==> flow/design.v <==
module mem_registradores(
  input         clk,
  input         w,
  input  [4:0]  dst1,
  input  [4:0]  src1,
  input  [4:0]  src2,
  output [31:0] v1,
  output [31:0] v2,
  input  [31:0] t1);
reg [31:0] memory [31:0];
assign v1 = memory[src1];
assign v2 = memory[src2];
always @(posedge clk) begin
  if (w) begin
    memory[dst1] <= t1;
  end
end
endmodule
module alu(
  input [31:0] v1,
  input [31:0] v2,
  input [4:0]  op,
  output [31:0] alu_out);
reg [31:0] alu_out_reg;
assign alu_out = alu_out_reg;
always @(v1, v2, op) begin
  case(op)
    0: alu_out_reg = v1 + v2;
    1: alu_out_reg = v1 - v2;
    2: alu_out_reg = v1 * v2;
    3: alu_out_reg = v1 << v2;
    4: alu_out_reg = v1 & v2;
    5: alu_out_reg = v1 | v2;
    default: alu_out_reg = 32'd0;
  endcase
end
endmodule
module inst_decoder(
  input [31:0] instruction,
  output b,  
  output w,  
  output [4:0] op,  
  output i,  
  output [4:0] imm,  
  output [4:0] dst1,  
  output [4:0] src1,  
  output [4:0] src2);  
  assign op   = instruction[31:27];
  assign b    = instruction[26];
  assign w    = instruction[25];
  assign i    = instruction[24];
  assign dst1 = instruction[23:19];
  assign src1 = instruction[18:14];
  assign src2 = instruction[13:9];
  assign imm  = instruction[8:4];
endmodule
module processor(
  input clk,
  input rst,
  input [31:0] instruction,
  output [31:0] instruction_addr);
  wire b, w, i;
  wire [4:0] op;
  wire [4:0] imm;
  wire [4:0] dst1;
  wire [4:0] src1;
  wire [4:0] src2;
  wire [31:0] alu_out;
  wire [31:0] t1;
  wire [31:0] v1;
  wire [31:0] v2;
  assign t1 = i ? alu_out : imm;
  reg [31:0] pc;
  assign instruction_addr = pc;
  always @(posedge clk) begin
    if (rst)
      pc <= 0;
    else if (b)
      pc <= pc + t1;
    else
      pc <= pc + 1;
  end
  mem_registradores R(
    clk,
    w,
    dst1,
    src1,
    src2,
    v1,
    v2,
    t1);
  alu A(
    v1,
    v2,
    op,
    alu_out);
  inst_decoder D(
    instruction, 
    b, 
    w, 
    op, 
    i, 
    imm, 
    dst1, 
    src1, 
    src2);
  endmodule
## Step by step through the tools: processor

Each step is given for the RTL above and for the edited RTL.
"original" refers to lines of the RTL above, "edited" to lines of the edited file.
"change" is "edited" less "original", of the values as shown.
Operators: Yosys type, input widths -> output width; for muxes data width and select width s.
Library cell names are shortened.
A cell with - has no value.

| set-up | value |
|---|---|
| design top | processor |
| clock port | clk |
| cell library | sky130hd |
| timing corner | tt_025C_1v80 |

## The edit

Unified diff, file above to edited file.
The edited RTL no longer does the same as the RTL above: the edit was made by script, with no optimisation intended.

```diff
@@ -70,5 +70,7 @@
   wire [31:0] v1;
   wire [31:0] v2;
-  assign t1 = i ? alu_out : imm;
+  reg [31:0] t1_ff;
+  always @(posedge clk) t1_ff <= i ? alu_out : imm;
+  assign t1 = t1_ff;
   reg [31:0] pc;
   assign instruction_addr = pc;
```

## After elaboration

Source: Yosys, flattened and elaborated, memories not mapped. Widths are those after wreduce; folded enables and synchronous resets count as part of the registers. Registers that Yosys merges into a memory's read port (data or address) are not register bits. Print and check cells do not count. Equal cells are merged and count once.
Memory sizes are those after Yosys's memory passes, which may raise the word count (mostly to a power of two), join words into wider ones and drop unused or constant bits.

Operators by class:

| element | original | edited | change |
|---|---|---|---|
| add/sub/neg operators | 4 | 4 | 0 |
| multipliers | 1 | 1 | 0 |
| eq/ne operators | 5 | 5 | 0 |
| shifts and indexed selects | 1 | 1 | 0 |
| mux-type cells | 6 | 6 | 0 |
| bitwise operators | 2 | 2 | 0 |
| reduce/logical cells | 1 | 1 | 0 |

Operator list:

| kind | original | edited | change |
|---|---|---|---|
| $mux 32 | 3 | 2 | -1 |
| $mux 5 | 1 | 2 | +1 |
| $add 32x32->32 | 2 | 2 | 0 |
| $eq 5x2->1 const B | 2 | 2 | 0 |
| $eq 5x3->1 const B | 2 | 2 | 0 |
| $add 32x1->32 const B | 1 | 1 | 0 |
| $and 32x32->32 | 1 | 1 | 0 |
| $eq 5x1->1 const B | 1 | 1 | 0 |
| $logic_not 5->1 | 1 | 1 | 0 |
| $mul 32x32->32 | 1 | 1 | 0 |
| $mux 1 | 1 | 1 | 0 |
| $or 32x32->32 | 1 | 1 | 0 |
| $pmux 32 s6 | 1 | 1 | 0 |
| $shl 32x32->32 | 1 | 1 | 0 |
| $sub 32x32->32 | 1 | 1 | 0 |

Storage and ports:

| element | original | edited | change |
|---|---|---|---|
| bits in registers | 32 | 64 | +32 |
| memory bits (writable) | 1024 | 1024 | 0 |
| memories kept | 1 | 1 | 0 |
| output and inout bits | 32 | 32 | 0 |
| elaborated cells | 22 | 24 | +2 |

Memories:

| element | original | edited |
|---|---|---|
| words x width with read and write ports | R.memory 32x32 r2 w1 | R.memory 32x32 r2 w1 |

## Depth

Longest topological path by Yosys (ltp), each cell counted once; first at word level (registers and memories cut), then after technology mapping (sequential cells cut; the memories' decode and read muxes count).

Depth:

| element | original | edited | change |
|---|---|---|---|
| depth in word-level cells | 5 | 3 | -2 |
| ABC_AREA | 0 | 0 | - |
| mapped depth | 56 | 43 | -13 |
| gate-level depth less buffers | 45 | 34 | -11 |

## Mapped cells and area

Yosys stat after the flow's synthesis: flattened, memories mapped to cells. It holds for the ABC_AREA given above (unset counts as 0); a run with the other value may have another netlist.

Mapped netlist:

| element | original | edited | change |
|---|---|---|---|
| mapped cells | 5223 | 5595 | +372 |
| chip area (Yosys) (mm²) | 0.0702924 | 0.0716412 | +0.0013488 |
| sequential area (mm²) | 0.0313901 | 0.0320307 | +0.0006406 |
| mapped flip-flops | 1056 | 1088 | +32 |
| buffer cells | 312 | 344 | +32 |

Cells by type:

| type | original | edited | change |
|---|---|---|---|
| mux2i_1 | 283 | 466 | +183 |
| nor2_1 | 348 | 496 | +148 |
| mux4_2 | 478 | 336 | -142 |
| a22oi_1 | 103 | 238 | +135 |
| nand2_1 | 424 | 378 | -46 |
| and2_1 | 93 | 59 | -34 |
| buf_6 | 14 | 47 | +33 |
| or2_2 | 5 | 38 | +33 |
| nand3_1 | 75 | 107 | +32 |
| dfxtp_1 | 32 | 64 | +32 |
| a21oi_1 | 135 | 162 | +27 |
| nand2b_1 | 53 | 29 | -24 |
| mux2_2 | 47 | 26 | -21 |
| inv_1 | 527 | 508 | -19 |
| and4_1 | 5 | 24 | +19 |
| clkbuf_1 | 168 | 151 | -17 |
| nor2b_1 | 62 | 46 | -16 |
| buf_4 | 32 | 46 | +14 |

Not every row of either side is listed.
By module: a second synthesis without flattening, with its own total; a netlist apart from the flattened one above.

Unflattened totals:

| element | original | edited | change |
|---|---|---|---|
| cell total of the unflattened synthesis | 6198 | 6316 | +118 |
| area total of the unflattened synthesis (mm²) | 0.0726272 | 0.0736018 | +0.0009746 |

Each row is one instance without its submodules.

Modules, original:

| module | instances | cells | area (mm²) | sequential area (mm²) |
|---|---|---|---|---|
| mem_registradores | 1 | 3386 | 0.0487893 | 0.0307495 |
| alu | 1 | 2408 | 0.020631 | 0 |
| processor | 1 | 376 | 0.0029966 | 0.0006406 |
| inst_decoder | 1 | 28 | 0.0002102 | 0 |

Modules, edited:

| module | instances | cells | area (mm²) | sequential area (mm²) |
|---|---|---|---|---|
| mem_registradores | 1 | 3386 | 0.0487893 | 0.0307495 |
| alu | 1 | 2468 | 0.0208162 | 0 |
| processor | 1 | 434 | 0.0037861 | 0.0012812 |
| inst_decoder | 1 | 28 | 0.0002102 | 0 |

## Timing after synthesis

Path of least setup slack by OpenSTA after synthesis, without wires, with an ideal clock, recovery checks aside; 20% of the period is set as input and as output delay. Where synthesis merged equal registers, the netlist keeps one of their names.

Timing path after synthesis:

| element | original | edited | change |
|---|---|---|---|
| kind | input to register | input to register | - |
| start point | input instruction[11] | input instruction[10] | - |
| end point | register pc[31] | register t1_ff[30] | - |
| period (ns) | 12.5 | 12.5 | 0.0 |
| time at the first pin (ns) | 2.500 | 2.500 | 0.000 |
| data arrival time (ns) | 13.961 | 12.071 | -1.890 |
| slack (ns) | -1.589 | 0.355 | +1.944 |
| path delay (ns) | 11.589 | 9.645 | -1.944 |
| stages on the path | 50 | 41 | -9 |
| path buffers | 7 | 9 | +2 |
| synthesis period reached (ns) | 14.089 | 12.145 | -1.944 |

"path delay" is the arrival time less input delay plus setup time.
"stages on the path" counts driving pins, that of a launching flip-flop among them; a cell with two outputs on the path counts twice.
"synthesis period reached" is the clock period less the worst setup slack; recovery checks do not enter. This is arithmetic on one report: input and output delays are still those of the set period (20% each).
Between the ends stands the longest chain of elaborated cells between them, by number of cells; it is not shown to be the way that was timed. Of several equally long chains one is given.
A line is the first line of the expression or statement that the cell stems from. Yosys adds cells for indexed reads and writes and turns some case tables into memories.
The chain passes a memory read, where the word-level depth is cut; so it can be longer than that depth.
A register here has more assigning lines than the two given.

| on the way, after synthesis, original | value |
|---|---|
| cells stage by stage | buf_2 buf_2 clkbuf_1 buf_1 mux4_2 mux2i_1 nor2_1 a211o_1 clkbuf_1 inv_1 clkbuf_1 buf_1 nor2_1 fa_1 inv_1 fa_1 inv_1 fa_1 [... 14 more ...] o21bai_1 a21oi_1 o21bai_1 a21oi_1 mux2i_1 a21oi_1 and2_1 ha_1 nor2b_1 o21ai_0 nand2b_1 nor2_1 o21ai_0 a21o_1 a21oi_1 xnor2_1 xnor2_1 nor2_1 |
| cells in the longest elaborated chain | 6 |
| elaborated cells between the ends (all ways) | 11 |
| classes of those cells | add/sub (3); mul (1); shift (1); mux (3); logic (2); memory (1) |

RTL lines, path after synthesis, original:

| element | line | RTL |
|---|---|---|
| from (decl) | 60 | `input [31:0] instruction,` |
| $mem_v2 32x32 | 10 | `reg [31:0] memory [31:0];` |
| $mul 32x32->32 | 30 | `2: alu_out_reg = v1 * v2;` |
| $pmux 32 s6 | 27 | `case(op)` |
| $mux 32 | 72 | `assign t1 = i ? alu_out : imm;` |
| $add 32x32->32 | 79 | `pc <= pc + t1;` |
| $mux 32 | 78 | `else if (b)` |
| to (assign) | 79 |  |
| to (assign) | 81 | `pc <= pc + 1;` |
| to (decl) | 73 | `reg [31:0] pc;` |

Some nets on the timed path still bear RTL names; the line given drives or declares the net.

Nets with RTL names, path after synthesis, original:

| net | line |
|---|---|
| R.t1[23] | 72 |

| on the way, after synthesis, edited | value |
|---|---|
| cells stage by stage | buf_6 buf_6 buf_6 buf_6 buf_2 mux4_2 a221oi_1 o311a_1 buf_1 buf_2 clkbuf_1 buf_1 nor2_1 fa_1 inv_1 fa_1 inv_1 fa_1 [... 5 more ...] fa_1 inv_1 fa_1 inv_1 ha_1 a21o_1 a21o_1 a21oi_1 o31ai_1 a31o_2 a31oi_1 a21oi_1 a221oi_1 nor3_1 a2111oi_0 xnor2_1 nand2_1 a31oi_1 |
| cells in the longest elaborated chain | 3 |
| elaborated cells between the ends (all ways) | 8 |
| classes of those cells | add/sub (2); mul (1); shift (1); mux (1); logic (2); memory (1) |

RTL lines, path after synthesis, edited:

| element | line | RTL |
|---|---|---|
| from (decl) | 60 | `input [31:0] instruction,` |
| $mem_v2 32x32 | 10 | `reg [31:0] memory [31:0];` |
| $mul 32x32->32 | 30 | `2: alu_out_reg = v1 * v2;` |
| $pmux 32 s6 | 27 | `case(op)` |
| to (assign) | 73 | `always @(posedge clk) t1_ff <= i ? alu_out : imm;` |
| to (decl) | 72 | `reg [31:0] t1_ff;` |

## Worst path after layout

Path of least setup slack in the final report of the runs of set A (OpenROAD, finished layout, wires in). Where an end is a register, its clock arrival counts in the times.

Timing path after layout:

| element | original | edited | change |
|---|---|---|---|
| kind | input to register | input to register | - |
| start point | input instruction[10] | input instruction[18] | - |
| end point | register pc[28] | register t1_ff[30] | - |
| period (ns) | 12.3 | 12.3 | 0.0 |
| time at the first pin (ns) | 2.46 | 2.46 | 0.00 |
| data arrival time (ns) | 12.55 | 12.23 | -0.32 |
| slack (ns) | 0.37 | 0.68 | +0.31 |
| stages on the path | 42 | 39 | -3 |
| path buffers | 6 | 8 | +2 |

Between the ends stands the longest chain of elaborated cells between them, by number of cells; it is not shown to be the way that was timed. Of several equally long chains one is given.
The chain passes a memory read, where the word-level depth is cut; so it can be longer than that depth.
A register here has more assigning lines than the two given.

| on the way, after layout, original | value |
|---|---|
| cells stage by stage | buf_12 mux4_2 mux4_2 a211o_4 inv_4 buf_6 nor2_1 fa_1 inv_1 fa_1 inv_1 fa_1 inv_1 fa_1 inv_1 ha_1 ha_1 fa_1 [... 6 more ...] a31oi_4 o21ai_2 buf_4 a21oi_1 o21ba_2 o21bai_1 xor2_1 buf_4 a211oi_1 nor2_1 buf_4 ha_1 nand4_1 buf_4 o31ai_1 a31oi_1 a211o_1 mux2_2 |
| cells in the longest elaborated chain | 6 |
| elaborated cells between the ends (all ways) | 11 |
| classes of those cells | add/sub (3); mul (1); shift (1); mux (3); logic (2); memory (1) |

RTL lines, path after layout, original:

| element | line | RTL |
|---|---|---|
| from (decl) | 60 | `input [31:0] instruction,` |
| $mem_v2 32x32 | 10 | `reg [31:0] memory [31:0];` |
| $mul 32x32->32 | 30 | `2: alu_out_reg = v1 * v2;` |
| $pmux 32 s6 | 27 | `case(op)` |
| $mux 32 | 72 | `assign t1 = i ? alu_out : imm;` |
| $add 32x32->32 | 79 | `pc <= pc + t1;` |
| $mux 32 | 78 | `else if (b)` |
| to (assign) | 79 |  |
| to (assign) | 81 | `pc <= pc + 1;` |
| to (decl) | 73 | `reg [31:0] pc;` |

| on the way, after layout, edited | value |
|---|---|
| cells stage by stage | buf_2 buf_4 nor2b_1 buf_4 a22oi_1 nand3_1 nand4_1 inv_1 buf_4 nor2_1 fa_1 fa_1 inv_1 fa_1 inv_1 fa_1 ha_1 ha_1 [... 3 more ...] inv_1 ha_1 or3_1 a211oi_1 buf_4 o31ai_1 a31o_2 a31oi_1 buf_4 a21oi_1 a221oi_1 buf_4 nor3_1 a2111oi_0 buf_4 xnor2_1 nand2_1 a31oi_1 |
| cells in the longest elaborated chain | 3 |
| elaborated cells between the ends (all ways) | 8 |
| classes of those cells | add/sub (2); mul (1); shift (1); mux (1); logic (2); memory (1) |

RTL lines, path after layout, edited:

| element | line | RTL |
|---|---|---|
| from (decl) | 60 | `input [31:0] instruction,` |
| $mem_v2 32x32 | 10 | `reg [31:0] memory [31:0];` |
| $mul 32x32->32 | 30 | `2: alu_out_reg = v1 * v2;` |
| $pmux 32 s6 | 27 | `case(op)` |
| to (assign) | 73 | `always @(posedge clk) t1_ff <= i ? alu_out : imm;` |
| to (decl) | 72 | `reg [31:0] t1_ff;` |

## Flow runs

Both versions went through the flow (Yosys, OpenROAD) with the same settings in each pair. Constraints: input delay and output delay 20% of the set period each, output load 0.01 pF.

| flow settings, set A | value |
|---|---|
| CORE_UTILIZATION | 40 |
| PLACE_DENSITY | 0.6 |
| period_ns | 12.3 |
| CAP_MARGIN | 20 |
| CORE_MARGIN | 2 |
| SLEW_MARGIN | 20 |

Measured results, set A:

| element | original | edited | change |
|---|---|---|---|
| synthesized cell area (mm²) | 0.0702924 | 0.0716412 | +0.0013488 |
| die area (mm²) | 0.179098 | 0.182504 | +0.003406 |
| standard-cell area after routing (mm²) | 0.0846987 | 0.0814631 | -0.0032356 |
| utilization after layout | 0.486 | 0.457 | -0.029 |
| setup slack of the worst path (ns) | 0.369 | 0.682 | +0.313 |
| final setup TNS (ns) | 0.000 | 0.000 | 0.000 |
| worst hold slack in the final report (ns) | 0.648 | 0.633 | -0.015 |
| period achieved (ns) | 11.931 | 11.618 | -0.313 |

| flow settings, set B | value |
|---|---|
| CAP_MARGIN | 0 |
| CELL_PAD_IN_SITES_DETAIL_PLACEMENT | 1 |
| CORE_MARGIN | 10 |
| CORE_UTILIZATION | 23 |
| CTS_CLUSTER_SIZE | 36 |
| GPL_ROUTABILITY_DRIVEN | 1 |
| MAX_ROUTING_LAYER | met5 |
| PLACE_DENSITY | 0.53 |
| SETUP_SLACK_MARGIN | 1.05 |
| SLEW_MARGIN | 10 |
| period_ns | 6.88 |

Measured results, set B:

| element | original | edited | change |
|---|---|---|---|
| synthesized cell area (mm²) | 0.0702924 | 0.0716412 | +0.0013488 |
| die area (mm²) | 0.328134 | 0.334205 | +0.006071 |
| standard-cell area after routing (mm²) | 0.0925988 | 0.0940014 | +0.0014026 |
| utilization after layout | 0.305 | 0.304 | -0.001 |
| setup slack of the worst path (ns) | -3.787 | -2.349 | +1.438 |
| final setup TNS (ns) | -1871.390 | -44.130 | +1827.260 |
| worst hold slack in the final report (ns) | 0.655 | 0.617 | -0.038 |
| period achieved (ns) | 10.667 | 9.229 | -1.438 |

"period achieved" means the clock period less the worst setup slack. The figure is calculated, with input and output delays left at 20% of the set period.
